==> flow/design.v <==
`timescale 1ns / 1ps
module PEv3(
    clk,
    rst, 
    in_en,
    data_horz,
    data_obli,
    data_vert,
    active,
    A,
    B,
    C,
    D,
    E,
    H,
    horz_out,
    obli_out,
    bypass_en,
    opsum
    );
    parameter iWIDTH = 16;
    parameter oWIDTH = 16;
    localparam M_WIDTH = oWIDTH;
    localparam A_WIDTH = oWIDTH;
    input clk, rst, active, in_en, A, B, C, D, E, H;
    input [iWIDTH-1:0] data_horz, data_obli;
    input [A_WIDTH-1:0] data_vert;
    output logic [A_WIDTH-1:0] opsum;
    output logic [iWIDTH-1:0] horz_out, obli_out;
    output logic bypass_en;
    logic [iWIDTH-1:0] data_a_reg;
    always@(posedge clk) begin
        if (rst == 0) begin
            data_a_reg <= 0;
        end
        else if (A_mux && in_en) begin
            data_a_reg <= data_horz;
        end
        else begin
            data_a_reg <= 0;
        end
    end
    logic [iWIDTH-1:0] data_b_reg;
    always@(posedge clk) begin
        if (rst == 0) begin
            data_b_reg <= 0;
        end
        else if (B_mux && in_en) begin
            data_b_reg <= (H_mux)? data_vert[iWIDTH-1:0]: data_obli;
        end 
        else begin
            data_b_reg <= 0;
        end
    end
    reg [M_WIDTH-1:0] m_reg;
    always@(posedge clk) begin
        if (rst == 0) begin
            m_reg <= 0;
        end
        else begin
            m_reg <= data_a_reg * data_b_reg;
        end
    end
    logic [A_WIDTH-1:0] a_wire;
    always@(m_reg or psum_mux) begin
        a_wire <= m_reg + psum_mux;
    end
    reg [A_WIDTH-1:0] psum_reg;
    always@(posedge clk) begin
        if (rst == 0) begin
            psum_reg <= 0;
        end
        else begin
            psum_reg <= a_wire;
        end
    end
    logic [A_WIDTH-1:0] psum_mux;
    always@(psum_reg or C_mux) begin
        if (C_mux == 1) begin
            psum_mux <= psum_reg;
        end
        else begin
            psum_mux <= 0;
        end
    end
    logic [A_WIDTH-1:0] opsum_mux;
    always@(a_wire or data_vert_mux or D_mux) begin
        if (D_mux == 1) begin
            opsum_mux <= a_wire;
        end
        else begin
            opsum_mux <= data_vert_mux;
        end
    end
    always@(posedge clk) begin
        if (rst == 0) begin
            opsum <= 0;
        end
        else begin
         opsum <= opsum_mux;
        end
    end
    logic [A_WIDTH-1:0] data_vert_mux;
    always@(data_vert or E_mux) begin
        if (E_mux == 1) begin
            data_vert_mux <= data_vert;
        end
        else begin
            data_vert_mux <= 0;
        end
    end
    wire A_mux;
    assign A_mux = (active)? A:0;
    wire B_mux;
    assign B_mux = (active)? B:0;
    wire C_mux;
    assign C_mux = (active)? C:0;
    wire D_mux;
    assign D_mux = (active)? D:0;
    wire E_mux;
    assign E_mux = E;
    wire H_mux;
    assign H_mux = (active)? H:0;
    assign horz_out = data_a_reg;
    assign obli_out = data_b_reg;
    always@(posedge clk) begin
        bypass_en <= in_en;
    end
endmodule
`timescale 1ns / 1ps
module ACv2(
    clk,
    rst,
    ipsum,
    bn_param_in_en,
    bn_param_in,
    config_bits,
    in_en,
    F,
    data_out,
    data_out_en,
    bn_param_out,
    bn_param_out_en
    );
    parameter IN_WIDTH = 32;  
    parameter ACC_WIDTH = 35;  
    parameter BN_SCALE_WIDTH = 16;
    parameter BN_SHIFT_WIDTH = 16;
    localparam BN_PARAM_WIDTH = BN_SCALE_WIDTH + BN_SHIFT_WIDTH;  
    input logic clk, rst, in_en, F, bn_param_in_en;
    input [2:0] config_bits;
    input logic [IN_WIDTH-1:0] ipsum;
    input [BN_PARAM_WIDTH-1:0] bn_param_in;
    output [ACC_WIDTH-1:0] data_out;
    output logic [BN_PARAM_WIDTH-1:0] bn_param_out;
    output logic bn_param_out_en, data_out_en;
    logic [IN_WIDTH-1:0] ipsum_reg;
    always@(posedge clk) begin
        if (~rst) begin
            ipsum_reg <= 0;
        end
        else if (in_en) begin
            ipsum_reg <= ipsum;
        end
        else begin
            ipsum_reg <= 0;
        end
    end
    logic [ACC_WIDTH-1:0] add_node;
    logic [ACC_WIDTH-1:0] psum_reg;
    always@(posedge clk) begin
        if (~rst) begin
            psum_reg <= 0;
        end
        else begin
            psum_reg <= add_node;
        end
    end
    logic in_en_dly;
    always@(posedge clk) begin
        in_en_dly <= in_en;
    end
    logic [ACC_WIDTH-1:0] psum_mux;
    assign psum_mux = (config_bits[2] & in_en_dly)? psum_reg:0;
    assign add_node = ipsum_reg + psum_mux;
    logic [BN_PARAM_WIDTH-1:0] bn_param_reg;
    always@(posedge clk) begin
        if (~rst) begin
            bn_param_reg <= 0;
        end
        else if (bn_param_in_en) begin
            bn_param_reg <= bn_param_in;
        end
    end
    logic [BN_SCALE_WIDTH-1:0] bn_scale;
    assign bn_scale = bn_param_reg[BN_PARAM_WIDTH-1:BN_PARAM_WIDTH-BN_SCALE_WIDTH];
    logic [BN_SHIFT_WIDTH-1:0] bn_shift;
    assign bn_shift = bn_param_reg[BN_SCALE_WIDTH-1:0];
    logic [BN_SCALE_WIDTH+ACC_WIDTH-1:0] bn_scale_node;
    assign bn_scale_node = add_node * bn_scale;
    logic [BN_SCALE_WIDTH+ACC_WIDTH:0] be_shift_node;
    assign be_shift_node = bn_scale_node + bn_shift;
    logic [BN_SCALE_WIDTH+ACC_WIDTH:0] bn_mux;
    assign bn_mux = (config_bits[0])? be_shift_node: add_node;
    logic [BN_SCALE_WIDTH+ACC_WIDTH:0] relu_node;
    assign relu_node = ($signed(bn_mux) > $signed(0))? bn_mux: 0;
    logic [BN_SCALE_WIDTH+ACC_WIDTH:0] relu_mux;
    assign relu_mux = (config_bits[1])? relu_node: bn_mux;
    assign data_out = relu_mux;
    assign data_out_en = F;
    always@(posedge clk) begin
        bn_param_out_en <= bn_param_in_en;
    end
    always@(posedge clk) begin
        bn_param_out <= bn_param_in;
    end
endmodule
`timescale 1ns / 1ps
module SystolicBank_v2(
	clk,
	rst,
	in_en,
	conv_mm,
	isac,
	isrelu,
	isbn,
	active_1,
	active_2,
	active_3,
	data_in_horz_1,
	data_in_horz_2,
	data_in_horz_3,
	data_in_obli_1,
	data_in_obli_2,
	data_in_obli_3,
	data_in_obli_4,
	data_in_obli_5,
	data_in_obli_6,
	bn_param_in,
	bn_param_in_en,
	A_1,
	A_2,
	A_3,
	A_4,
	B_1,
	B_2,
	B_3,
	B_4,
	C_1,
	C_2,
	C_3,
	C_4,
	D_1,
	D_2,
	D_3,
	D_4,
	E_1,
	E_2,
	E_3,
	E_4,
	F_1,
	F_2,
	F_3,
	F_4,
	G_1,
	G_2,
	G_3,
	G_4,
	H_1,
	H_2,
	H_3,
	H_4,
	dout_en_1,
	dout_en_2,
	dout_en_3,
	dout_en_4,
	dout_1,
	dout_2,
	dout_3,
	dout_4
);
	parameter nCols = 4;
	parameter nRows = 3;
	parameter iWidth = 8;
	parameter oWidth = 8;
	localparam MODE_CONV = 0; localparam MODE_MM = 1;
	input clk, rst, in_en, conv_mm, isac, isrelu, isbn;
	input active_1;
	input active_2;
	input active_3;
	input [7:0] data_in_horz_1;
	input [7:0] data_in_horz_2;
	input [7:0] data_in_horz_3;
	input [7:0] data_in_obli_1;
	input [7:0] data_in_obli_2;
	input [7:0] data_in_obli_3;
	input [7:0] data_in_obli_4;
	input [7:0] data_in_obli_5;
	input [7:0] data_in_obli_6;
	input [15:0] bn_param_in;
	input bn_param_in_en;
	input A_1;
	input A_2;
	input A_3;
	input A_4;
	input B_1;
	input B_2;
	input B_3;
	input B_4;
	input C_1;
	input C_2;
	input C_3;
	input C_4;
	input D_1;
	input D_2;
	input D_3;
	input D_4;
	input E_1;
	input E_2;
	input E_3;
	input E_4;
	input F_1;
	input F_2;
	input F_3;
	input F_4;
	input G_1;
	input G_2;
	input G_3;
	input G_4;
	input H_1;
	input H_2;
	input H_3;
	input H_4;
	output [7:0] dout_1;
	output [7:0] dout_2;
	output [7:0] dout_3;
	output [7:0] dout_4;
	output dout_en_1;
	output dout_en_2;
	output dout_en_3;
	output dout_en_4;
	logic bypass_en_1_0;
	logic bypass_en_1_1;
	logic bypass_en_1_2;
	logic bypass_en_1_3;
	logic bypass_en_1_4;
	logic bypass_en_2_0;
	logic bypass_en_2_1;
	logic bypass_en_2_2;
	logic bypass_en_2_3;
	logic bypass_en_2_4;
	logic bypass_en_3_0;
	logic bypass_en_3_1;
	logic bypass_en_3_2;
	logic bypass_en_3_3;
	logic bypass_en_3_4;
	logic [7:0] data_in_vert_1_1;
	logic [7:0] data_in_vert_1_2;
	logic [7:0] data_in_vert_1_3;
	logic [7:0] data_in_vert_1_4;
	logic [7:0] data_in_vert_2_1;
	logic [7:0] data_in_vert_2_2;
	logic [7:0] data_in_vert_2_3;
	logic [7:0] data_in_vert_2_4;
	logic [7:0] data_in_vert_3_1;
	logic [7:0] data_in_vert_3_2;
	logic [7:0] data_in_vert_3_3;
	logic [7:0] data_in_vert_3_4;
	logic [7:0] data_in_vert_4_1;
	logic [7:0] data_in_vert_4_2;
	logic [7:0] data_in_vert_4_3;
	logic [7:0] data_in_vert_4_4;
	logic [7:0] data_in_horz_1_0;
	logic [7:0] data_in_horz_1_1;
	logic [7:0] data_in_horz_1_2;
	logic [7:0] data_in_horz_1_3;
	logic [7:0] data_in_horz_1_4;
	logic [7:0] data_in_horz_2_0;
	logic [7:0] data_in_horz_2_1;
	logic [7:0] data_in_horz_2_2;
	logic [7:0] data_in_horz_2_3;
	logic [7:0] data_in_horz_2_4;
	logic [7:0] data_in_horz_3_0;
	logic [7:0] data_in_horz_3_1;
	logic [7:0] data_in_horz_3_2;
	logic [7:0] data_in_horz_3_3;
	logic [7:0] data_in_horz_3_4;
	logic [7:0] data_in_horz_4_0;
	logic [7:0] data_in_horz_4_1;
	logic [7:0] data_in_horz_4_2;
	logic [7:0] data_in_horz_4_3;
	logic [7:0] data_in_horz_4_4;
	logic [7:0] data_in_obli_1_0;
	logic [7:0] data_in_obli_1_1;
	logic [7:0] data_in_obli_1_2;
	logic [7:0] data_in_obli_1_3;
	logic [7:0] data_in_obli_1_4;
	logic [7:0] data_in_obli_2_0;
	logic [7:0] data_in_obli_2_1;
	logic [7:0] data_in_obli_2_2;
	logic [7:0] data_in_obli_2_3;
	logic [7:0] data_in_obli_2_4;
	logic [7:0] data_in_obli_3_0;
	logic [7:0] data_in_obli_3_1;
	logic [7:0] data_in_obli_3_2;
	logic [7:0] data_in_obli_3_3;
	logic [7:0] data_in_obli_3_4;
	logic [7:0] data_in_obli_4_0;
	logic [7:0] data_in_obli_4_1;
	logic [7:0] data_in_obli_4_2;
	logic [7:0] data_in_obli_4_3;
	logic [7:0] data_in_obli_4_4;
	logic [15:0] bn_param_out_1;
	logic [15:0] bn_param_out_2;
	logic [15:0] bn_param_out_3;
	logic [15:0] bn_param_out_4;
	logic bn_param_out_en_1;
	logic bn_param_out_en_2;
	logic bn_param_out_en_3;
	logic bn_param_out_en_4;
	assign data_in_vert_4_1 = (conv_mm == MODE_CONV)? 0: data_in_obli_3;
	assign data_in_vert_4_2 = (conv_mm == MODE_CONV)? 0: data_in_obli_4;
	assign data_in_vert_4_3 = (conv_mm == MODE_CONV)? 0: data_in_obli_5;
	assign data_in_vert_4_4 = (conv_mm == MODE_CONV)? 0: data_in_obli_6;
	assign bypass_en_1_0 = in_en;
	assign bypass_en_2_0 = in_en;
	assign bypass_en_3_0 = in_en;
	assign data_in_horz_1_0 = data_in_horz_1;
	assign data_in_horz_2_0 = data_in_horz_2;
	assign data_in_horz_3_0 = data_in_horz_3;
	assign data_in_obli_2_0 = (conv_mm == MODE_CONV)? data_in_obli_1: 0;
	assign data_in_obli_3_0 = (conv_mm == MODE_CONV)? data_in_obli_2: 0;
	assign data_in_obli_4_0 = (conv_mm == MODE_CONV)? data_in_obli_3: 0;
	assign data_in_obli_4_1 = (conv_mm == MODE_CONV)? data_in_obli_4: 0;
	assign data_in_obli_4_2 = (conv_mm == MODE_CONV)? data_in_obli_5: 0;
	assign data_in_obli_4_3 = (conv_mm == MODE_CONV)? data_in_obli_6: 0;
	PEv3 # (.iWIDTH(iWidth), .oWIDTH(oWidth)) p_1_1(.clk(clk), .rst(rst), .in_en(bypass_en_1_0), .data_vert(data_in_vert_2_1), .active(active_1), .data_horz(data_in_horz_1_0), .data_obli(data_in_obli_2_0), .A(A_1), .B(B_1), .C(C_1), .D(D_1), .E(E_1), .H(H_1), .horz_out(data_in_horz_1_1), .obli_out(data_in_obli_1_1), .bypass_en(bypass_en_1_1), .opsum(data_in_vert_1_1));
	PEv3 # (.iWIDTH(iWidth), .oWIDTH(oWidth)) p_1_2(.clk(clk), .rst(rst), .in_en(bypass_en_1_1), .data_vert(data_in_vert_2_2), .active(active_1), .data_horz(data_in_horz_1_1), .data_obli(data_in_obli_2_1), .A(A_2), .B(B_2), .C(C_2), .D(D_2), .E(E_2), .H(H_2), .horz_out(data_in_horz_1_2), .obli_out(data_in_obli_1_2), .bypass_en(bypass_en_1_2), .opsum(data_in_vert_1_2));
	PEv3 # (.iWIDTH(iWidth), .oWIDTH(oWidth)) p_1_3(.clk(clk), .rst(rst), .in_en(bypass_en_1_2), .data_vert(data_in_vert_2_3), .active(active_1), .data_horz(data_in_horz_1_2), .data_obli(data_in_obli_2_2), .A(A_3), .B(B_3), .C(C_3), .D(D_3), .E(E_3), .H(H_3), .horz_out(data_in_horz_1_3), .obli_out(data_in_obli_1_3), .bypass_en(bypass_en_1_3), .opsum(data_in_vert_1_3));
	PEv3 # (.iWIDTH(iWidth), .oWIDTH(oWidth)) p_1_4(.clk(clk), .rst(rst), .in_en(bypass_en_1_3), .data_vert(data_in_vert_2_4), .active(active_1), .data_horz(data_in_horz_1_3), .data_obli(data_in_obli_2_3), .A(A_4), .B(B_4), .C(C_4), .D(D_4), .E(E_4), .H(H_4), .horz_out(data_in_horz_1_4), .obli_out(data_in_obli_1_4), .bypass_en(bypass_en_1_4), .opsum(data_in_vert_1_4));
	PEv3 # (.iWIDTH(iWidth), .oWIDTH(oWidth)) p_2_1(.clk(clk), .rst(rst), .in_en(bypass_en_2_0), .data_vert(data_in_vert_3_1), .active(active_2), .data_horz(data_in_horz_2_0), .data_obli(data_in_obli_3_0), .A(A_1), .B(B_1), .C(C_1), .D(D_1), .E(E_1), .H(H_1), .horz_out(data_in_horz_2_1), .obli_out(data_in_obli_2_1), .bypass_en(bypass_en_2_1), .opsum(data_in_vert_2_1));
	PEv3 # (.iWIDTH(iWidth), .oWIDTH(oWidth)) p_2_2(.clk(clk), .rst(rst), .in_en(bypass_en_2_1), .data_vert(data_in_vert_3_2), .active(active_2), .data_horz(data_in_horz_2_1), .data_obli(data_in_obli_3_1), .A(A_2), .B(B_2), .C(C_2), .D(D_2), .E(E_2), .H(H_2), .horz_out(data_in_horz_2_2), .obli_out(data_in_obli_2_2), .bypass_en(bypass_en_2_2), .opsum(data_in_vert_2_2));
	PEv3 # (.iWIDTH(iWidth), .oWIDTH(oWidth)) p_2_3(.clk(clk), .rst(rst), .in_en(bypass_en_2_2), .data_vert(data_in_vert_3_3), .active(active_2), .data_horz(data_in_horz_2_2), .data_obli(data_in_obli_3_2), .A(A_3), .B(B_3), .C(C_3), .D(D_3), .E(E_3), .H(H_3), .horz_out(data_in_horz_2_3), .obli_out(data_in_obli_2_3), .bypass_en(bypass_en_2_3), .opsum(data_in_vert_2_3));
	PEv3 # (.iWIDTH(iWidth), .oWIDTH(oWidth)) p_2_4(.clk(clk), .rst(rst), .in_en(bypass_en_2_3), .data_vert(data_in_vert_3_4), .active(active_2), .data_horz(data_in_horz_2_3), .data_obli(data_in_obli_3_3), .A(A_4), .B(B_4), .C(C_4), .D(D_4), .E(E_4), .H(H_4), .horz_out(data_in_horz_2_4), .obli_out(data_in_obli_2_4), .bypass_en(bypass_en_2_4), .opsum(data_in_vert_2_4));
	PEv3 # (.iWIDTH(iWidth), .oWIDTH(oWidth)) p_3_1(.clk(clk), .rst(rst), .in_en(bypass_en_3_0), .data_vert(data_in_vert_4_1), .active(active_3), .data_horz(data_in_horz_3_0), .data_obli(data_in_obli_4_0), .A(A_1), .B(B_1), .C(C_1), .D(D_1), .E(E_1), .H(H_1), .horz_out(data_in_horz_3_1), .obli_out(data_in_obli_3_1), .bypass_en(bypass_en_3_1), .opsum(data_in_vert_3_1));
	PEv3 # (.iWIDTH(iWidth), .oWIDTH(oWidth)) p_3_2(.clk(clk), .rst(rst), .in_en(bypass_en_3_1), .data_vert(data_in_vert_4_2), .active(active_3), .data_horz(data_in_horz_3_1), .data_obli(data_in_obli_4_1), .A(A_2), .B(B_2), .C(C_2), .D(D_2), .E(E_2), .H(H_2), .horz_out(data_in_horz_3_2), .obli_out(data_in_obli_3_2), .bypass_en(bypass_en_3_2), .opsum(data_in_vert_3_2));
	PEv3 # (.iWIDTH(iWidth), .oWIDTH(oWidth)) p_3_3(.clk(clk), .rst(rst), .in_en(bypass_en_3_2), .data_vert(data_in_vert_4_3), .active(active_3), .data_horz(data_in_horz_3_2), .data_obli(data_in_obli_4_2), .A(A_3), .B(B_3), .C(C_3), .D(D_3), .E(E_3), .H(H_3), .horz_out(data_in_horz_3_3), .obli_out(data_in_obli_3_3), .bypass_en(bypass_en_3_3), .opsum(data_in_vert_3_3));
	PEv3 # (.iWIDTH(iWidth), .oWIDTH(oWidth)) p_3_4(.clk(clk), .rst(rst), .in_en(bypass_en_3_3), .data_vert(data_in_vert_4_4), .active(active_3), .data_horz(data_in_horz_3_3), .data_obli(data_in_obli_4_3), .A(A_4), .B(B_4), .C(C_4), .D(D_4), .E(E_4), .H(H_4), .horz_out(data_in_horz_3_4), .obli_out(data_in_obli_3_4), .bypass_en(bypass_en_3_4), .opsum(data_in_vert_3_4));
	ACv2 # (.IN_WIDTH(oWidth), .ACC_WIDTH(oWidth), .BN_SCALE_WIDTH(oWidth), .BN_SHIFT_WIDTH(oWidth)) ac_1(.clk(clk), .rst(rst), .config_bits({isac, isrelu, isbn}), .in_en(G_1), .ipsum(data_in_vert_1_1), .F(F_1), .bn_param_in_en(bn_param_in_en), .bn_param_in(bn_param_in), .bn_param_out(bn_param_out_1), .bn_param_out_en(bn_param_out_en_1), .data_out_en(dout_en_1), .data_out(dout_1));
	ACv2 # (.IN_WIDTH(oWidth), .ACC_WIDTH(oWidth), .BN_SCALE_WIDTH(oWidth), .BN_SHIFT_WIDTH(oWidth)) ac_2(.clk(clk), .rst(rst), .config_bits({isac, isrelu, isbn}), .in_en(G_2), .ipsum(data_in_vert_1_2), .F(F_2), .bn_param_in_en(bn_param_out_en_1), .bn_param_in(bn_param_out_1), .bn_param_out(bn_param_out_2), .bn_param_out_en(bn_param_out_en_2), .data_out_en(dout_en_2), .data_out(dout_2));
	ACv2 # (.IN_WIDTH(oWidth), .ACC_WIDTH(oWidth), .BN_SCALE_WIDTH(oWidth), .BN_SHIFT_WIDTH(oWidth)) ac_3(.clk(clk), .rst(rst), .config_bits({isac, isrelu, isbn}), .in_en(G_3), .ipsum(data_in_vert_1_3), .F(F_3), .bn_param_in_en(bn_param_out_en_2), .bn_param_in(bn_param_out_2), .bn_param_out(bn_param_out_3), .bn_param_out_en(bn_param_out_en_3), .data_out_en(dout_en_3), .data_out(dout_3));
	ACv2 # (.IN_WIDTH(oWidth), .ACC_WIDTH(oWidth), .BN_SCALE_WIDTH(oWidth), .BN_SHIFT_WIDTH(oWidth)) ac_4(.clk(clk), .rst(rst), .config_bits({isac, isrelu, isbn}), .in_en(G_4), .ipsum(data_in_vert_1_4), .F(F_4), .bn_param_in_en(bn_param_out_en_3), .bn_param_in(bn_param_out_3), .bn_param_out(bn_param_out_4), .bn_param_out_en(bn_param_out_en_4), .data_out_en(dout_en_4), .data_out(dout_4));
endmodule
`timescale 1ns / 1ps
module DFSMv2(
    clk,
    rst,
    start,
    config_bits,
    in_en,
    start_out,
    in_en_bypass,
    A, B, C, D, E, F, G, H
    );
    parameter MAX_nPERIOD = 8;
    parameter MAX_nLMAC = 3*512*8;
    parameter MAX_nSHFT = 192;
    localparam CONF_REG_LEN = $clog2(MAX_nPERIOD) + $clog2(MAX_nLMAC) + $clog2(MAX_nSHFT);
    localparam MAC_CNT_WIDTH = (MAX_nLMAC > MAX_nSHFT)? MAX_nLMAC:MAX_nSHFT;
    input clk, rst, start, in_en;
    input [CONF_REG_LEN:0] config_bits;
    output logic start_out, in_en_bypass, A, B, C, D, E, F, G, H;
    localparam S0 = 0; localparam S1 = 1; localparam S2 = 2; localparam S0p = 3;
    localparam mdCONV = 0; localparam mdMM = 1;
    logic mode;
    assign mode = config_bits[CONF_REG_LEN];
    logic [$clog2(MAX_nPERIOD)-1:0] config_nPeriod;
    assign config_nPeriod = config_bits[CONF_REG_LEN-1:CONF_REG_LEN-$clog2(MAX_nPERIOD)];
    logic [$clog2(MAX_nLMAC)-1:0] config_nLMAC;
    assign config_nLMAC = config_bits[CONF_REG_LEN-$clog2(MAX_nPERIOD)-1:CONF_REG_LEN-$clog2(MAX_nPERIOD)-$clog2(MAX_nLMAC)];
    logic [$clog2(MAX_nSHFT)-1:0] config_nSHFT;
    assign config_nSHFT = config_bits[CONF_REG_LEN-$clog2(MAX_nPERIOD)-$clog2(MAX_nLMAC)-1:0];
    reg [1:0] state;
    always@(posedge clk) begin
        if (rst == 0) begin
            state <= S0;
        end
        else begin
            case (state)
                S0: begin
                        if (start) begin
                            state <= S0p;
                        end
                    end
                S0p: begin
                        if (in_en) begin
                            state <= S1;
                        end
                     end
                S1: begin
                        if (!(mac_count < config_nLMAC-1)) begin
                            state <= S2;
                        end 
                        else begin
                            if (~in_en) begin
                                state <= S0p;
                            end
                        end
                    end
                S2: begin
                        if (!(mac_count < config_nSHFT-1)) begin
                            if (period_count < config_nPeriod-1) begin
                                state <= (in_en)? S1:S0p;
                            end
                            else begin
                                state <= S0;
                            end
                        end
                    end
            endcase
        end
    end
    reg [$clog2(MAC_CNT_WIDTH)-1:0] mac_count;
    always@(posedge clk) begin
        if (~rst) begin
            mac_count <= 0;
        end
        else begin
            if (state == S1) begin
                if (mac_count < config_nLMAC-1) begin
                    mac_count <= mac_count + 1;
                end
                else begin
                    mac_count <= 0;
                end
            end
            else if (state == S2) begin
                if (mac_count < config_nSHFT-1) begin
                    mac_count <= mac_count + 1;
                end
                else begin
                    mac_count <= 0;
                end
            end
            else if (state == S0p) begin
                mac_count <= mac_count;
            end
            else begin
                mac_count <= 0;
            end
        end
    end
    reg [$clog2(MAX_nPERIOD)-1:0] period_count;
    always@(posedge clk) begin
        if (rst == 0) begin
            period_count <= 0;
        end
        else if (state == S0) begin
            period_count <= 0;
        end
        else if (state == S2 && (!(mac_count == MAX_nSHFT-1))) begin
            if (period_count < config_nPeriod-1) begin
                period_count <= period_count + 1;
            end
            else begin
                period_count <= 0;
            end
        end
    end
    always@(state) begin
        if (state == S1) begin
            A = 1;
        end
        else begin
            A = 0;
        end
    end
    always@(state) begin
        if (state == S1 || state == S0p) begin
            B = 1;
        end
        else begin
            B = 0;
        end
    end
    always@(posedge clk) begin
        if (state == S1 || state == S0p) begin
            C <= 1;
        end
        else begin
            C <= 0;
        end
    end
    always@(posedge clk) begin
        if (state == S1) begin
            D <= 1;
        end
        else begin
            D <= 0;
        end
    end
    always@(posedge clk) begin
        if (state == S2) begin
            E <= 1;
        end
        else begin
            E <= 0;
        end
    end
    reg [MAX_nSHFT-1:0] F_dly;
    always@(posedge clk) begin
        if (rst == 0) begin
            F_dly <= 0;
        end
        else if (state == S2 && mac_count == 0) begin
            F_dly <= {F_dly[MAX_nSHFT-2:0], 1'b1};
        end
        else begin
            F_dly <= {F_dly[MAX_nSHFT-2:0], 1'b0};
        end
    end
    always@(posedge clk) begin
        if (rst == 0) begin
            F <= 0;
        end
        else begin
            F <= F_dly[config_nSHFT-1];
        end
    end
    always@(posedge clk) begin
        G <= (state == S2)? 1:0;
    end
    always@(posedge clk) begin
        H <= (mode == mdMM && state == S1)? 1: 0;
    end
    always@(posedge clk) begin
        in_en_bypass <= in_en;
    end
    always@(posedge clk) begin
        start_out <= start;
    end
endmodule
`timescale 1ns / 1ps
module DFSMv3(
    clk,
    rst,
    start,
    config_bits,
    all_data_rdy,
    in_en,
    start_out,
    in_en_bypass,
    data_preread,
    A, B, C, D, E, F, G, H
    );
    parameter MAX_nPERIOD = 8;
    parameter MAX_nLMAC = 3*512*8;
    parameter MAX_nSHFT = 192;
    localparam CONF_REG_LEN = $clog2(MAX_nPERIOD) + $clog2(MAX_nLMAC) + $clog2(MAX_nSHFT);
    localparam MAC_CNT_WIDTH = (MAX_nLMAC > MAX_nSHFT)? MAX_nLMAC:MAX_nSHFT;
    input clk, rst, start, all_data_rdy, in_en;
    input [CONF_REG_LEN:0] config_bits;
    output logic start_out, in_en_bypass, data_preread, A, B, C, D, E, F, G, H;
    localparam S0 = 0; localparam S1 = 1; localparam S2 = 2; localparam S0p = 3;
    localparam mdCONV = 0; localparam mdMM = 1;
    logic mode;
    assign mode = config_bits[CONF_REG_LEN];
    logic [$clog2(MAX_nPERIOD)-1:0] config_nPeriod;
    assign config_nPeriod = config_bits[CONF_REG_LEN-1:CONF_REG_LEN-$clog2(MAX_nPERIOD)];
    logic [$clog2(MAX_nLMAC)-1:0] config_nLMAC;
    assign config_nLMAC = config_bits[CONF_REG_LEN-$clog2(MAX_nPERIOD)-1:CONF_REG_LEN-$clog2(MAX_nPERIOD)-$clog2(MAX_nLMAC)];
    logic [$clog2(MAX_nSHFT)-1:0] config_nSHFT;
    assign config_nSHFT = config_bits[CONF_REG_LEN-$clog2(MAX_nPERIOD)-$clog2(MAX_nLMAC)-1:0];
    reg [1:0] state;
    always@(posedge clk) begin
        if (rst == 0) begin
            state <= S0;
        end
        else begin
            case (state)
                S0: begin
                        if (start) begin
                            state <= S0p;
                        end
                    end
                S0p: begin
                        if (all_data_rdy) begin
                            state <= S1;
                        end
                     end
                S1: begin
                        if (!(mac_count < config_nLMAC-1)) begin
                            state <= S2;
                        end 
                        else begin
                            if (~all_data_rdy) begin
                                state <= S0p;
                            end
                        end
                    end
                S2: begin
                        if (!(mac_count < config_nSHFT-1)) begin
                            if (period_count < config_nPeriod-1) begin
                                state <= (all_data_rdy)? S1:S0p;
                            end
                            else begin
                                state <= S0;
                            end
                        end
                    end
            endcase
        end
    end
    reg [$clog2(MAC_CNT_WIDTH)-1:0] mac_count;
    always@(posedge clk) begin
        if (~rst) begin
            mac_count <= 0;
        end
        else begin
            if (state == S1) begin
                if (mac_count < config_nLMAC-1) begin
                    mac_count <= mac_count + 1;
                end
                else begin
                    mac_count <= 0;
                end
            end
            else if (state == S2) begin
                if (mac_count < config_nSHFT-1) begin
                    mac_count <= mac_count + 1;
                end
                else begin
                    mac_count <= 0;
                end
            end
            else if (state == S0p) begin
                mac_count <= mac_count;
            end
            else begin
                mac_count <= 0;
            end
        end
    end
    reg [$clog2(MAX_nPERIOD)-1:0] period_count;
    always@(posedge clk) begin
        if (rst == 0) begin
            period_count <= 0;
        end
        else if (state == S0) begin
            period_count <= 0;
        end
        else if (state == S2 && (!(mac_count == MAX_nSHFT-1))) begin
            if (period_count < config_nPeriod-1) begin
                period_count <= period_count + 1;
            end
            else begin
                period_count <= 0;
            end
        end
    end
    logic A_dly;
    always@(posedge clk) begin
        if (state == S1) begin
            A_dly <= 1;
        end
        else begin
            A_dly <= 0;
        end
    end
    always@(posedge clk) begin
        A <= A_dly;
    end
    logic B_dly;
    always@(posedge clk) begin
        if (state == S1 || state == S0p) begin
            B_dly <= 1;
        end
        else begin
            B_dly <= 0;
        end
    end
    always@(posedge clk) begin
        B <= B_dly;
    end
    logic [1:0] C_dly;
    always@(posedge clk) begin
        if (state == S1 || state == S0p) begin
            C_dly <= {C_dly[0], 1'b1};
        end
        else begin
            C_dly <= {C_dly[0], 1'b0};
        end
    end
    always@(posedge clk) begin
        C <= C_dly[1];
    end
    logic [2:0] D_dly;
    always@(posedge clk) begin
        if (state == S1) begin
            D_dly <= {D_dly[1:0], 1'b1};
        end
        else begin
            D_dly <= {D_dly[1:0], 1'b0};
        end
    end
    always@(posedge clk) begin
        D <= D_dly[2];
    end
    logic [1:0] E_dly;
    always@(posedge clk) begin
        E_dly <= (state == S2)? {E_dly[0], 1'b1} : {E_dly[0], 1'b0}; 
    end
    always@(posedge clk) begin
        E <= E_dly[1];
    end
    reg [MAX_nSHFT+1:0] F_dly;
    always@(posedge clk) begin
        if (rst == 0) begin
            F_dly <= 0;
        end
        else if (state == S2 && mac_count == 0) begin
            F_dly <= {F_dly[MAX_nSHFT:0], 1'b1};
        end
        else begin
            F_dly <= {F_dly[MAX_nSHFT:0], 1'b0};
        end
    end
    always@(posedge clk) begin
        if (rst == 0) begin
            F <= 0;
        end
        else begin
            F <= F_dly[config_nSHFT+1];
        end
    end
    logic [1:0] G_dly;
    always@(posedge clk) begin
        G_dly <= (state == S2)? {G_dly[0], 1'b1}:{G_dly[0], 1'b0};
    end
    always@(posedge clk) begin
        G <= G_dly[1];
    end
    logic [1:0] H_dly;
    always@(posedge clk) begin
        H_dly <= (mode == mdMM && state == S1)? {H_dly[0], 1'b1}: {H_dly[0], 1'b0};
    end
    always@(posedge clk) begin
        H <= H_dly[1];
    end
    always@(posedge clk) begin
        in_en_bypass <= in_en;
    end
    always@(posedge clk) begin
        start_out <= start;
    end
    assign data_preread = (state == S1)? 1: 0;
endmodule
module SystolicCore(
	input clk,
	input rst,
	input start,
	input mode_conv_mm,
	input isac,
	input isrelu,
	input isbn,
	input [22:0] dfsm_config,
	input all_data_rdy,
	input pe_config_1_1,
	input pe_config_1_2,
	input pe_config_1_3,
	input pe_config_2_1,
	input pe_config_2_2,
	input pe_config_2_3,
	input [7:0] data_horz_1_1,
	input [7:0] data_horz_1_2,
	input [7:0] data_horz_1_3,
	input [7:0] data_horz_2_1,
	input [7:0] data_horz_2_2,
	input [7:0] data_horz_2_3,
	input [7:0] data_obli_1,
	input [7:0] data_obli_2,
	input [7:0] data_obli_3,
	input [7:0] data_obli_4,
	input [7:0] data_obli_5,
	input [7:0] data_obli_6,
	input [15:0] data_bn_1,
	input [15:0] data_bn_2,
	input data_bn_en,
	output data_preread,
	output [7:0] dout_1_1,
	output [7:0] dout_1_2,
	output [7:0] dout_1_3,
	output [7:0] dout_1_4,
	output [7:0] dout_2_1,
	output [7:0] dout_2_2,
	output [7:0] dout_2_3,
	output [7:0] dout_2_4,
	output dout_en_1_1,
	output dout_en_1_2,
	output dout_en_1_3,
	output dout_en_1_4,
	output dout_en_2_1,
	output dout_en_2_2,
	output dout_en_2_3,
	output dout_en_2_4
);
	parameter nCols = 4;
	parameter nRows = 3;
	parameter iWidth = 8;
	parameter oWidth = 8;
	parameter DFSM_MAX_nPERIOD = 512;
	parameter DFSM_MAX_nLMAC = 3072;
	parameter DFSM_MAX_nSHFT = 3;
	logic A_1, A_2, A_3, A_4;
	logic B_1, B_2, B_3, B_4;
	logic C_1, C_2, C_3, C_4;
	logic D_1, D_2, D_3, D_4;
	logic E_1, E_2, E_3, E_4;
	logic F_1, F_2, F_3, F_4;
	logic G_1, G_2, G_3, G_4;
	logic H_1, H_2, H_3, H_4;
	logic dfsm_data_en_1, dfsm_data_en_2, dfsm_data_en_3, dfsm_data_en_4;
	logic start_bypass_1, start_bypass_2, start_bypass_3, start_bypass_4;
	logic array_data_en;
	always@(posedge clk) begin
		if (~rst) begin
			array_data_en <= 0;
		end
		else begin
			array_data_en <= data_preread;
		end
	end
	SystolicBank_v2 # (.iWidth(iWidth), .oWidth(oWidth), .nRows(nRows), .nCols(nCols)) bank_1(.clk(clk), .rst(rst), .in_en(array_data_en), .conv_mm(mode_conv_mm), .isac(isac), .isrelu(isrelu), .isbn(isbn), .bn_param_in_en(data_bn_en), .bn_param_in(data_bn_1), .active_1(pe_config_1_1), .active_2(pe_config_1_2), .active_3(pe_config_1_3), .data_in_horz_1(data_horz_1_1), .data_in_horz_2(data_horz_1_2), .data_in_horz_3(data_horz_1_3), .data_in_obli_1(data_obli_1), .data_in_obli_2(data_obli_2), .data_in_obli_3(data_obli_3), .data_in_obli_4(data_obli_4), .data_in_obli_5(data_obli_5), .data_in_obli_6(data_obli_6), .A_1(A_1), .A_2(A_2), .A_3(A_3), .A_4(A_4), .B_1(B_1), .B_2(B_2), .B_3(B_3), .B_4(B_4), .C_1(C_1), .C_2(C_2), .C_3(C_3), .C_4(C_4), .D_1(D_1), .D_2(D_2), .D_3(D_3), .D_4(D_4), .E_1(E_1), .E_2(E_2), .E_3(E_3), .E_4(E_4), .F_1(F_1), .F_2(F_2), .F_3(F_3), .F_4(F_4), .G_1(G_1), .G_2(G_2), .G_3(G_3), .G_4(G_4), .H_1(H_1), .H_2(H_2), .H_3(H_3), .H_4(H_4), .dout_en_1(dout_en_1_1), .dout_en_2(dout_en_1_2), .dout_en_3(dout_en_1_3), .dout_en_4(dout_en_1_4), .dout_1(dout_1_1), .dout_2(dout_1_2), .dout_3(dout_1_3), .dout_4(dout_1_4));
	SystolicBank_v2 # (.iWidth(iWidth), .oWidth(oWidth), .nRows(nRows), .nCols(nCols)) bank_2(.clk(clk), .rst(rst), .in_en(array_data_en), .conv_mm(mode_conv_mm), .isac(isac), .isrelu(isrelu), .isbn(isbn), .bn_param_in_en(data_bn_en), .bn_param_in(data_bn_2), .active_1(pe_config_2_1), .active_2(pe_config_2_2), .active_3(pe_config_2_3), .data_in_horz_1(data_horz_2_1), .data_in_horz_2(data_horz_2_2), .data_in_horz_3(data_horz_2_3), .data_in_obli_1(data_obli_1), .data_in_obli_2(data_obli_2), .data_in_obli_3(data_obli_3), .data_in_obli_4(data_obli_4), .data_in_obli_5(data_obli_5), .data_in_obli_6(data_obli_6), .A_1(A_1), .A_2(A_2), .A_3(A_3), .A_4(A_4), .B_1(B_1), .B_2(B_2), .B_3(B_3), .B_4(B_4), .C_1(C_1), .C_2(C_2), .C_3(C_3), .C_4(C_4), .D_1(D_1), .D_2(D_2), .D_3(D_3), .D_4(D_4), .E_1(E_1), .E_2(E_2), .E_3(E_3), .E_4(E_4), .F_1(F_1), .F_2(F_2), .F_3(F_3), .F_4(F_4), .G_1(G_1), .G_2(G_2), .G_3(G_3), .G_4(G_4), .H_1(H_1), .H_2(H_2), .H_3(H_3), .H_4(H_4), .dout_en_1(dout_en_2_1), .dout_en_2(dout_en_2_2), .dout_en_3(dout_en_2_3), .dout_en_4(dout_en_2_4), .dout_1(dout_2_1), .dout_2(dout_2_2), .dout_3(dout_2_3), .dout_4(dout_2_4));
	DFSMv3 # (.MAX_nPERIOD(DFSM_MAX_nPERIOD), .MAX_nLMAC(DFSM_MAX_nLMAC), .MAX_nSHFT(DFSM_MAX_nSHFT)) fsm_1(.clk(clk), .rst(rst), .config_bits({mode_conv_mm, dfsm_config}), .all_data_rdy(all_data_rdy), .in_en(array_data_en), .start(start), .data_preread(data_preread), .in_en_bypass(dfsm_data_en_1), .start_out(start_bypass_1), .A(A_1), .B(B_1), .C(C_1), .D(D_1), .E(E_1), .F(F_1), .G(G_1), .H(H_1));
	DFSMv2 # (.MAX_nPERIOD(DFSM_MAX_nPERIOD), .MAX_nLMAC(DFSM_MAX_nLMAC), .MAX_nSHFT(DFSM_MAX_nSHFT)) fsm_2(.clk(clk), .rst(rst), .config_bits({mode_conv_mm, dfsm_config}), .in_en(dfsm_data_en_1), .start(start_bypass_1), .in_en_bypass(dfsm_data_en_2), .start_out(start_bypass_2), .A(A_2), .B(B_2), .C(C_2), .D(D_2), .E(E_2), .F(F_2), .G(G_2), .H(H_2));
	DFSMv2 # (.MAX_nPERIOD(DFSM_MAX_nPERIOD), .MAX_nLMAC(DFSM_MAX_nLMAC), .MAX_nSHFT(DFSM_MAX_nSHFT)) fsm_3(.clk(clk), .rst(rst), .config_bits({mode_conv_mm, dfsm_config}), .in_en(dfsm_data_en_2), .start(start_bypass_2), .in_en_bypass(dfsm_data_en_3), .start_out(start_bypass_3), .A(A_3), .B(B_3), .C(C_3), .D(D_3), .E(E_3), .F(F_3), .G(G_3), .H(H_3));
	DFSMv2 # (.MAX_nPERIOD(DFSM_MAX_nPERIOD), .MAX_nLMAC(DFSM_MAX_nLMAC), .MAX_nSHFT(DFSM_MAX_nSHFT)) fsm_4(.clk(clk), .rst(rst), .config_bits({mode_conv_mm, dfsm_config}), .in_en(dfsm_data_en_3), .start(start_bypass_3), .in_en_bypass(dfsm_data_en_4), .start_out(start_bypass_4), .A(A_4), .B(B_4), .C(C_4), .D(D_4), .E(E_4), .F(F_4), .G(G_4), .H(H_4));
endmodule
# Step by step through the tools: SystolicCore
# Tool output for the design above before and after an edit, in the order of the flow.
# Lines under "before" count in the file above, lines under "after" in the edited file.
# "diff" is "after" less "before", of the values as shown.
# Operators: Yosys type, input widths -> output width; for muxes data width and select width s.
# Library cell names are shortened.
inputs:
  design: "SystolicCore"
  clock: "clk"
  lib: "sky130hd"
  corner: "tt_025C_1v80"

# The edit
# The edit as a unified diff against the file above.
# A script made this edit. It changes what the design does and was not meant as an optimisation.
# begin of diff
@@ -200,5 +200,5 @@
     assign bn_scale_node = add_node * bn_scale;
     logic [BN_SCALE_WIDTH+ACC_WIDTH:0] be_shift_node;
-    assign be_shift_node = bn_scale_node + bn_shift;
+    assign be_shift_node = bn_scale_node ^ bn_shift;
     logic [BN_SCALE_WIDTH+ACC_WIDTH:0] bn_mux;
     assign bn_mux = (config_bits[0])? be_shift_node: add_node;
# end of diff

# Word level
# Yosys after proc, flatten, opt, wreduce and memory -nomap, before mapping. Memory bits, and registers merged into a memory's read port (data or address), are not among the register bits. Print and check cells are not counted.
word_totals:
  columns: ["item", "before", "after", "diff"]
  rows:
  - ["elab_cells", 839, 839, 0]
  - ["ff_bits", 1471, 1471, 0]
  - ["output_inout_bits", 73, 73, 0]
  - ["in_bits", 166, 166, 0]
classes:
  columns: ["item", "before", "after", "diff"]
  rows:
  - ["n_logic", 5, 13, 8]
  - ["reduce_and_logical", 140, 140, 0]
  - ["compare", 20, 20, 0]
  - ["mux", 337, 337, 0]
  - ["mul", 32, 32, 0]
  - ["shift", 4, 4, 0]
  - ["add_sub_neg", 52, 44, -8]
  - ["n_eq", 36, 36, 0]
ops:
  columns: ["cell", "before", "after", "diff"]
  rows:
  - ["$add 16x8->17", 8, 0, -8]
  - ["$gt 17x1->1 const B", 8, 0, -8]
  - ["$mux 17", 8, 0, -8]
  - ["$gt 16x1->1 const B", 0, 8, 8]
  - ["$mux 16", 0, 8, 8]
  - ["$xor 16x8->16", 0, 8, 8]
# Unchanged operator kinds not shown: 36.

# Logic depth
# Longest topological path by Yosys (ltp), each cell counted once; first at word level (registers and memories cut), then after technology mapping (sequential cells cut; the memories' decode and read muxes count).
depth:
  columns: ["item", "before", "after", "diff"]
  rows:
  - ["ltp_word", 9, 9, 0]
  - ["abc_area", "0", "0", null]
  - ["depth_mapped", 28, 24, -4]
  - ["ltp_nobuf", 26, 21, -5]

# Mapped cells and area
# Source: synth_stat.txt of the flow (Yosys; design flattened, memories mapped). It holds for the ABC_AREA given above (unset counts as 0); a run with the other value may have another netlist.
mapped:
  columns: ["item", "before", "after", "diff"]
  rows:
  - ["ff_cells", 1469, 1469, 0]
  - ["seq_area_um2", 29408.2, 29408.2, 0.0]
  - ["buf_cells", 324, 351, 27]
  - ["synth_area_um2", 96929.2, 86720.7, -10208.5]
  - ["mapped_cells", 10668, 9522, -1146]
types:
  columns: ["cell_type", "before", "after", "diff"]
  rows:
  - ["inv_1", 1209, 907, -302]
  - ["fa_1", 672, 464, -208]
  - ["ha_1", 1067, 883, -184]
  - ["nand2_1", 964, 798, -166]
  - ["and2_1", 1337, 1187, -150]
  - ["a31oi_1", 58, 116, 58]
  - ["xor2_1", 244, 297, 53]
  - ["nand3_1", 321, 272, -49]
  - ["o21bai_1", 60, 11, -49]
  - ["mux2i_1", 176, 133, -43]
  - ["clkbuf_1", 277, 315, 38]
  - ["a32oi_1", 32, 0, -32]
  - ["o21a_1", 51, 20, -31]
  - ["a211oi_1", 41, 10, -31]
  - ["a21oi_1", 470, 492, 22]
  - ["a32o_1", 0, 22, 22]
  - ["a21o_1", 165, 145, -20]
  - ["nor3_1", 49, 32, -17]
# Unchanged cell types not shown: 11.
# Not every row of either side is listed.
# The figures by module come from a second, unflattened synthesis with its own total; it is not the netlist above.
unflattened:
  columns: ["item", "before", "after", "diff"]
  rows:
  - ["hier_cells", 11098, 10043, -1055]
  - ["hier_area_um2", 101603.7, 92546.3, -9057.4]
# Rows give one instance, submodules left out.
by_module_before:
  columns: ["mod", "cells", "mod_seq_area_um2", "area_um2", "n_inst"]
  rows:
  - ["PEv3", 270, 820.8, 2428.6, 24]
  - ["ACv2", 409, 1001.0, 3998.8, 8]
  - ["DFSMv2", 288, 700.7, 2486.1, 3]
  - ["DFSMv3", 304, 920.9, 2756.4, 1]
  - ["SystolicBank_v2", 88, 0.0, 543.0, 2]
  - ["SystolicCore", 2, 20.0, 26.3, 1]
by_module_after:
  columns: ["mod", "cells", "mod_seq_area_um2", "area_um2", "n_inst"]
  rows:
  - ["PEv3", 269, 820.8, 2423.6, 24]
  - ["ACv2", 281, 1001.0, 2869.0, 8]
  - ["DFSMv2", 288, 700.7, 2494.9, 3]
  - ["DFSMv3", 297, 920.9, 2831.5, 1]
  - ["SystolicBank_v2", 88, 0.0, 543.0, 2]
  - ["SystolicCore", 2, 20.0, 26.3, 1]

# Path before layout
# Path of least setup slack by OpenSTA after synthesis, without wires, with an ideal clock, recovery checks aside; 20% of the period is set as input and as output delay. Where synthesis merged equal registers, the netlist keeps one of their names.
synth_path:
  columns: ["item", "before", "after", "diff"]
  rows:
  - ["kind", "input -> output", "input -> output", null]
  - ["start", "in isac", "in isac", null]
  - ["end", "out dout_1_3[0]", "out dout_2_1[7]", null]
  - ["clock_period_ns", 12.0, 12.0, 0.0]
  - ["arrival_ns", 8.680, 7.298, -1.382]
  - ["required_time_ns", 9.600, 9.600, 0.000]
  - ["output_delay_ns", 2.400, 2.400, 0.000]
  - ["path_buffers", 4, 3, -1]
  - ["input_delay_ns", 2.400, 2.400, 0.000]
  - ["setup_slack_ns", 0.920, 2.302, 1.382]
  - ["driving_pins", 27, 22, -5]
  - ["t_first_pin_ns", 2.400, 2.400, 0.000]
  - ["delay_ns", 6.280, 4.898, -1.382]
  - ["period_less_setup_slack_ns", 11.08, 9.698, -1.382]
# "delay_ns" = arrival - input delay + setup time.
# A path that ends at an output port has no setup time.
# "driving_pins" counts driving pins, that of a launching flip-flop among them; a cell with two outputs on the path counts twice.
# "period_less_setup_slack_ns" is the clock period less the worst setup slack; recovery checks do not enter. This is arithmetic on one report: input and output delays are still those of the set period (20% each).
# Between the ends stands the longest chain of elaborated cells between them, by number of cells; it is not shown to be the way that was timed. Of several equally long chains one is given.
# Each line given opens the expression or statement behind the cell; cells for indexed reads and writes are added by Yosys, which also makes memories of some case tables.
synth_via_before:
  path_cell_list: "clkbuf_1 clkbuf_1 clkbuf_1 and3_1 ha_1 fa_1 a211oi_1 o21bai_1 a21oi_1 xnor2_1 clkbuf_1 and2_1 fa_1 fa_1 inv_1 fa_1 fa_1 inv_1 ha_1 o21ai_0 o21ai_0 a21oi_1 mux2_2 nor4_1 a41o_1 a31o_2 nor2_1"
  elab_chain_len: 9
  cells_between: 9
  cone_lines: 7
  cone_classes: "add/sub (2); mul (1); compare (1); mux (4); logic (1)"
synth_rtl_before:
  columns: ["item", "line", "source"]
  rows:
  - ["start, declared", 863, "input isac,"]
  - ["$and 1x1->1", 184, "assign psum_mux = (config_bits[2] & in_en_dly)? psum_reg:0;"]
  - ["$mux 8", 184, null]
  - ["$add 8x8->8", 185, "assign add_node = ipsum_reg + psum_mux;"]
  - ["$mul 8x8->16", 200, "assign bn_scale_node = add_node * bn_scale;"]
  - ["$add 16x8->17", 202, "assign be_shift_node = bn_scale_node + bn_shift;"]
  - ["$mux 17", 204, "assign bn_mux = (config_bits[0])? be_shift_node: add_node;"]
  - ["$gt 17x1->1", 206, "assign relu_node = ($signed(bn_mux) > $signed(0))? bn_mux: 0;"]
  - ["$mux 8", 206, null]
  - ["$mux 8", 208, "assign relu_mux = (config_bits[1])? relu_node: bn_mux;"]
  - ["end, declared", 892, "output [7:0] dout_1_3,"]
synth_via_after:
  path_cell_list: "clkbuf_1 clkbuf_1 clkbuf_1 and3_1 ha_1 a21o_1 a21oi_1 o211ai_1 xor2_1 nand2_1 fa_1 inv_1 fa_1 inv_1 fa_1 fa_1 inv_1 ha_1 xnor2_1 xnor2_1 nand2_1 o21a_1"
  elab_chain_len: 9
  cells_between: 9
  cone_lines: 7
  cone_classes: "add/sub (1); mul (1); compare (1); mux (4); logic (2)"
synth_rtl_after:
  columns: ["item", "line", "source"]
  rows:
  - ["start, declared", 863, "input isac,"]
  - ["$and 1x1->1", 184, "assign psum_mux = (config_bits[2] & in_en_dly)? psum_reg:0;"]
  - ["$mux 8", 184, null]
  - ["$add 8x8->8", 185, "assign add_node = ipsum_reg + psum_mux;"]
  - ["$mul 8x8->16", 200, "assign bn_scale_node = add_node * bn_scale;"]
  - ["$xor 16x8->16", 202, "assign be_shift_node = bn_scale_node ^ bn_shift;"]
  - ["$mux 16", 204, "assign bn_mux = (config_bits[0])? be_shift_node: add_node;"]
  - ["$gt 16x1->1", 206, "assign relu_node = ($signed(bn_mux) > $signed(0))? bn_mux: 0;"]
  - ["$mux 8", 206, null]
  - ["$mux 8", 208, "assign relu_mux = (config_bits[1])? relu_node: bn_mux;"]
  - ["end, declared", 894, "output [7:0] dout_2_1,"]

# Path in the finished layout
# Path of least setup slack in the final report of each run of set A (OpenROAD, finished layout, wires in). Where an end is a register, its clock arrival counts in the times.
layout_path:
  columns: ["item", "before", "after", "diff"]
  rows:
  - ["kind", "input -> output", "input -> output", null]
  - ["start", "in isac", "in isac", null]
  - ["end", "out dout_1_3[2]", "out dout_2_3[7]", null]
  - ["t_first_pin_ns", 2.40, 2.40, 0.00]
  - ["required_time_ns", 9.60, 9.60, 0.00]
  - ["path_buffers", 3, 3, 0]
  - ["driving_pins", 26, 22, -4]
  - ["setup_slack_ns", 0.29, 1.06, 0.77]
  - ["output_delay_ns", 2.40, 2.40, 0.00]
  - ["input_delay_ns", 2.40, 2.40, 0.00]
  - ["arrival_ns", 9.31, 8.54, -0.77]
  - ["clock_period_ns", 12.0, 12.0, 0.0]
# Between the ends stands the longest chain of elaborated cells between them, by number of cells; it is not shown to be the way that was timed. Of several equally long chains one is given.
layout_via_before:
  path_cell_list: "clkbuf_4 buf_12 and3_1 ha_1 fa_1 a21o_1 a21oi_1 xnor2_2 nand2_1 fa_1 inv_1 fa_1 ha_1 inv_1 fa_1 inv_1 fa_1 a211oi_2 o21ai_0 a21oi_2 mux2_2 nor4_2 a41o_1 a31o_2 nor2_1 clkdlybuf4s50_1"
  elab_chain_len: 9
  cells_between: 9
  cone_lines: 7
  cone_classes: "add/sub (2); mul (1); compare (1); mux (4); logic (1)"
layout_rtl_before:
  columns: ["item", "line", "source"]
  rows:
  - ["start, declared", 863, "input isac,"]
  - ["$and 1x1->1", 184, "assign psum_mux = (config_bits[2] & in_en_dly)? psum_reg:0;"]
  - ["$mux 8", 184, null]
  - ["$add 8x8->8", 185, "assign add_node = ipsum_reg + psum_mux;"]
  - ["$mul 8x8->16", 200, "assign bn_scale_node = add_node * bn_scale;"]
  - ["$add 16x8->17", 202, "assign be_shift_node = bn_scale_node + bn_shift;"]
  - ["$mux 17", 204, "assign bn_mux = (config_bits[0])? be_shift_node: add_node;"]
  - ["$gt 17x1->1", 206, "assign relu_node = ($signed(bn_mux) > $signed(0))? bn_mux: 0;"]
  - ["$mux 8", 206, null]
  - ["$mux 8", 208, "assign relu_mux = (config_bits[1])? relu_node: bn_mux;"]
  - ["end, declared", 892, "output [7:0] dout_1_3,"]
layout_via_after:
  path_cell_list: "buf_2 buf_4 and3_1 ha_1 a21o_1 a21oi_1 o211ai_1 xor2_1 nand2_1 fa_1 inv_1 fa_1 inv_1 fa_1 fa_1 inv_1 ha_1 xnor2_1 xnor2_1 nand2_1 o21a_1 clkdlybuf4s50_1"
  elab_chain_len: 9
  cells_between: 9
  cone_lines: 7
  cone_classes: "add/sub (1); mul (1); compare (1); mux (4); logic (2)"
layout_rtl_after:
  columns: ["item", "line", "source"]
  rows:
  - ["start, declared", 863, "input isac,"]
  - ["$and 1x1->1", 184, "assign psum_mux = (config_bits[2] & in_en_dly)? psum_reg:0;"]
  - ["$mux 8", 184, null]
  - ["$add 8x8->8", 185, "assign add_node = ipsum_reg + psum_mux;"]
  - ["$mul 8x8->16", 200, "assign bn_scale_node = add_node * bn_scale;"]
  - ["$xor 16x8->16", 202, "assign be_shift_node = bn_scale_node ^ bn_shift;"]
  - ["$mux 16", 204, "assign bn_mux = (config_bits[0])? be_shift_node: add_node;"]
  - ["$gt 16x1->1", 206, "assign relu_node = ($signed(bn_mux) > $signed(0))? bn_mux: 0;"]
  - ["$mux 8", 206, null]
  - ["$mux 8", 208, "assign relu_mux = (config_bits[1])? relu_node: bn_mux;"]
  - ["end, declared", 896, "output [7:0] dout_2_3,"]

# Measured runs
# Runs of the flow (Yosys, OpenROAD) on both versions; the two runs of a pair have the same settings. The constraints put input and output delay at 20% of the set period each and load the outputs with 0.01 pF.
flow_settings_set_A:
  CORE_UTILIZATION: 45
  PLACE_DENSITY: 0.6
  period_ns: 12.0
  CAP_MARGIN: 20
  CORE_MARGIN: 2
  SLEW_MARGIN: 20
results_set_A:
  columns: ["item", "before", "after", "diff"]
  rows:
  - ["final_die_area_um2", 219127.0, 196240.0, -22887.0]
  - ["timing.setup.ws_ns", 0.285, 1.061, 0.776]
  - ["final_power_mw", 10.870, 10.848, -0.022]
  - ["yosys.chip_area_um2", 96929.2, 86720.7, -10208.5]
  - ["finalUtil_frac", 0.505, 0.506, 0.001]
  - ["tns_ns", 0.000, 0.000, 0.000]
  - ["stdcell_area_um2", 108331.0, 97146.9, -11184.1]
  - ["hold_ws_ns", 0.324, 0.327, 0.003]
  - ["achievedPeriod_ns", 11.715, 10.939, -0.776]
flow_settings_set_B:
  CELL_PAD_IN_SITES_GLOBAL_PLACEMENT: 2
  CORE_UTILIZATION: 56
  CTS_CLUSTER_SIZE: 18
  TNS_END_PERCENT: 85
  period_ns: 6.99
  CAP_MARGIN: 20
  CORE_MARGIN: 2
  SLEW_MARGIN: 20
results_set_B:
  columns: ["item", "before", "after", "diff"]
  rows:
  - ["final_die_area_um2", 176434.0, 158022.0, -18412.0]
  - ["timing.setup.ws_ns", -1.981, -0.442, 1.539]
  - ["final_power_mw", 18.502, 18.330, -0.172]
  - ["yosys.chip_area_um2", 96929.2, 86720.7, -10208.5]
  - ["finalUtil_frac", 0.656, 0.647, -0.009]
  - ["tns_ns", -107.017, -5.017, 102.000]
  - ["stdcell_area_um2", 112716.0, 99525.5, -13190.5]
  - ["hold_ws_ns", 0.329, 0.326, -0.003]
  - ["achievedPeriod_ns", 8.971, 7.432, -1.539]
# By "achievedPeriod_ns" is meant the clock period of the run minus its worst setup slack. This is arithmetic on one report: input and output delays are still those of the set period (20% each).
# "final_power_mw": no workload was simulated; the value follows from the tool's default switching activity.
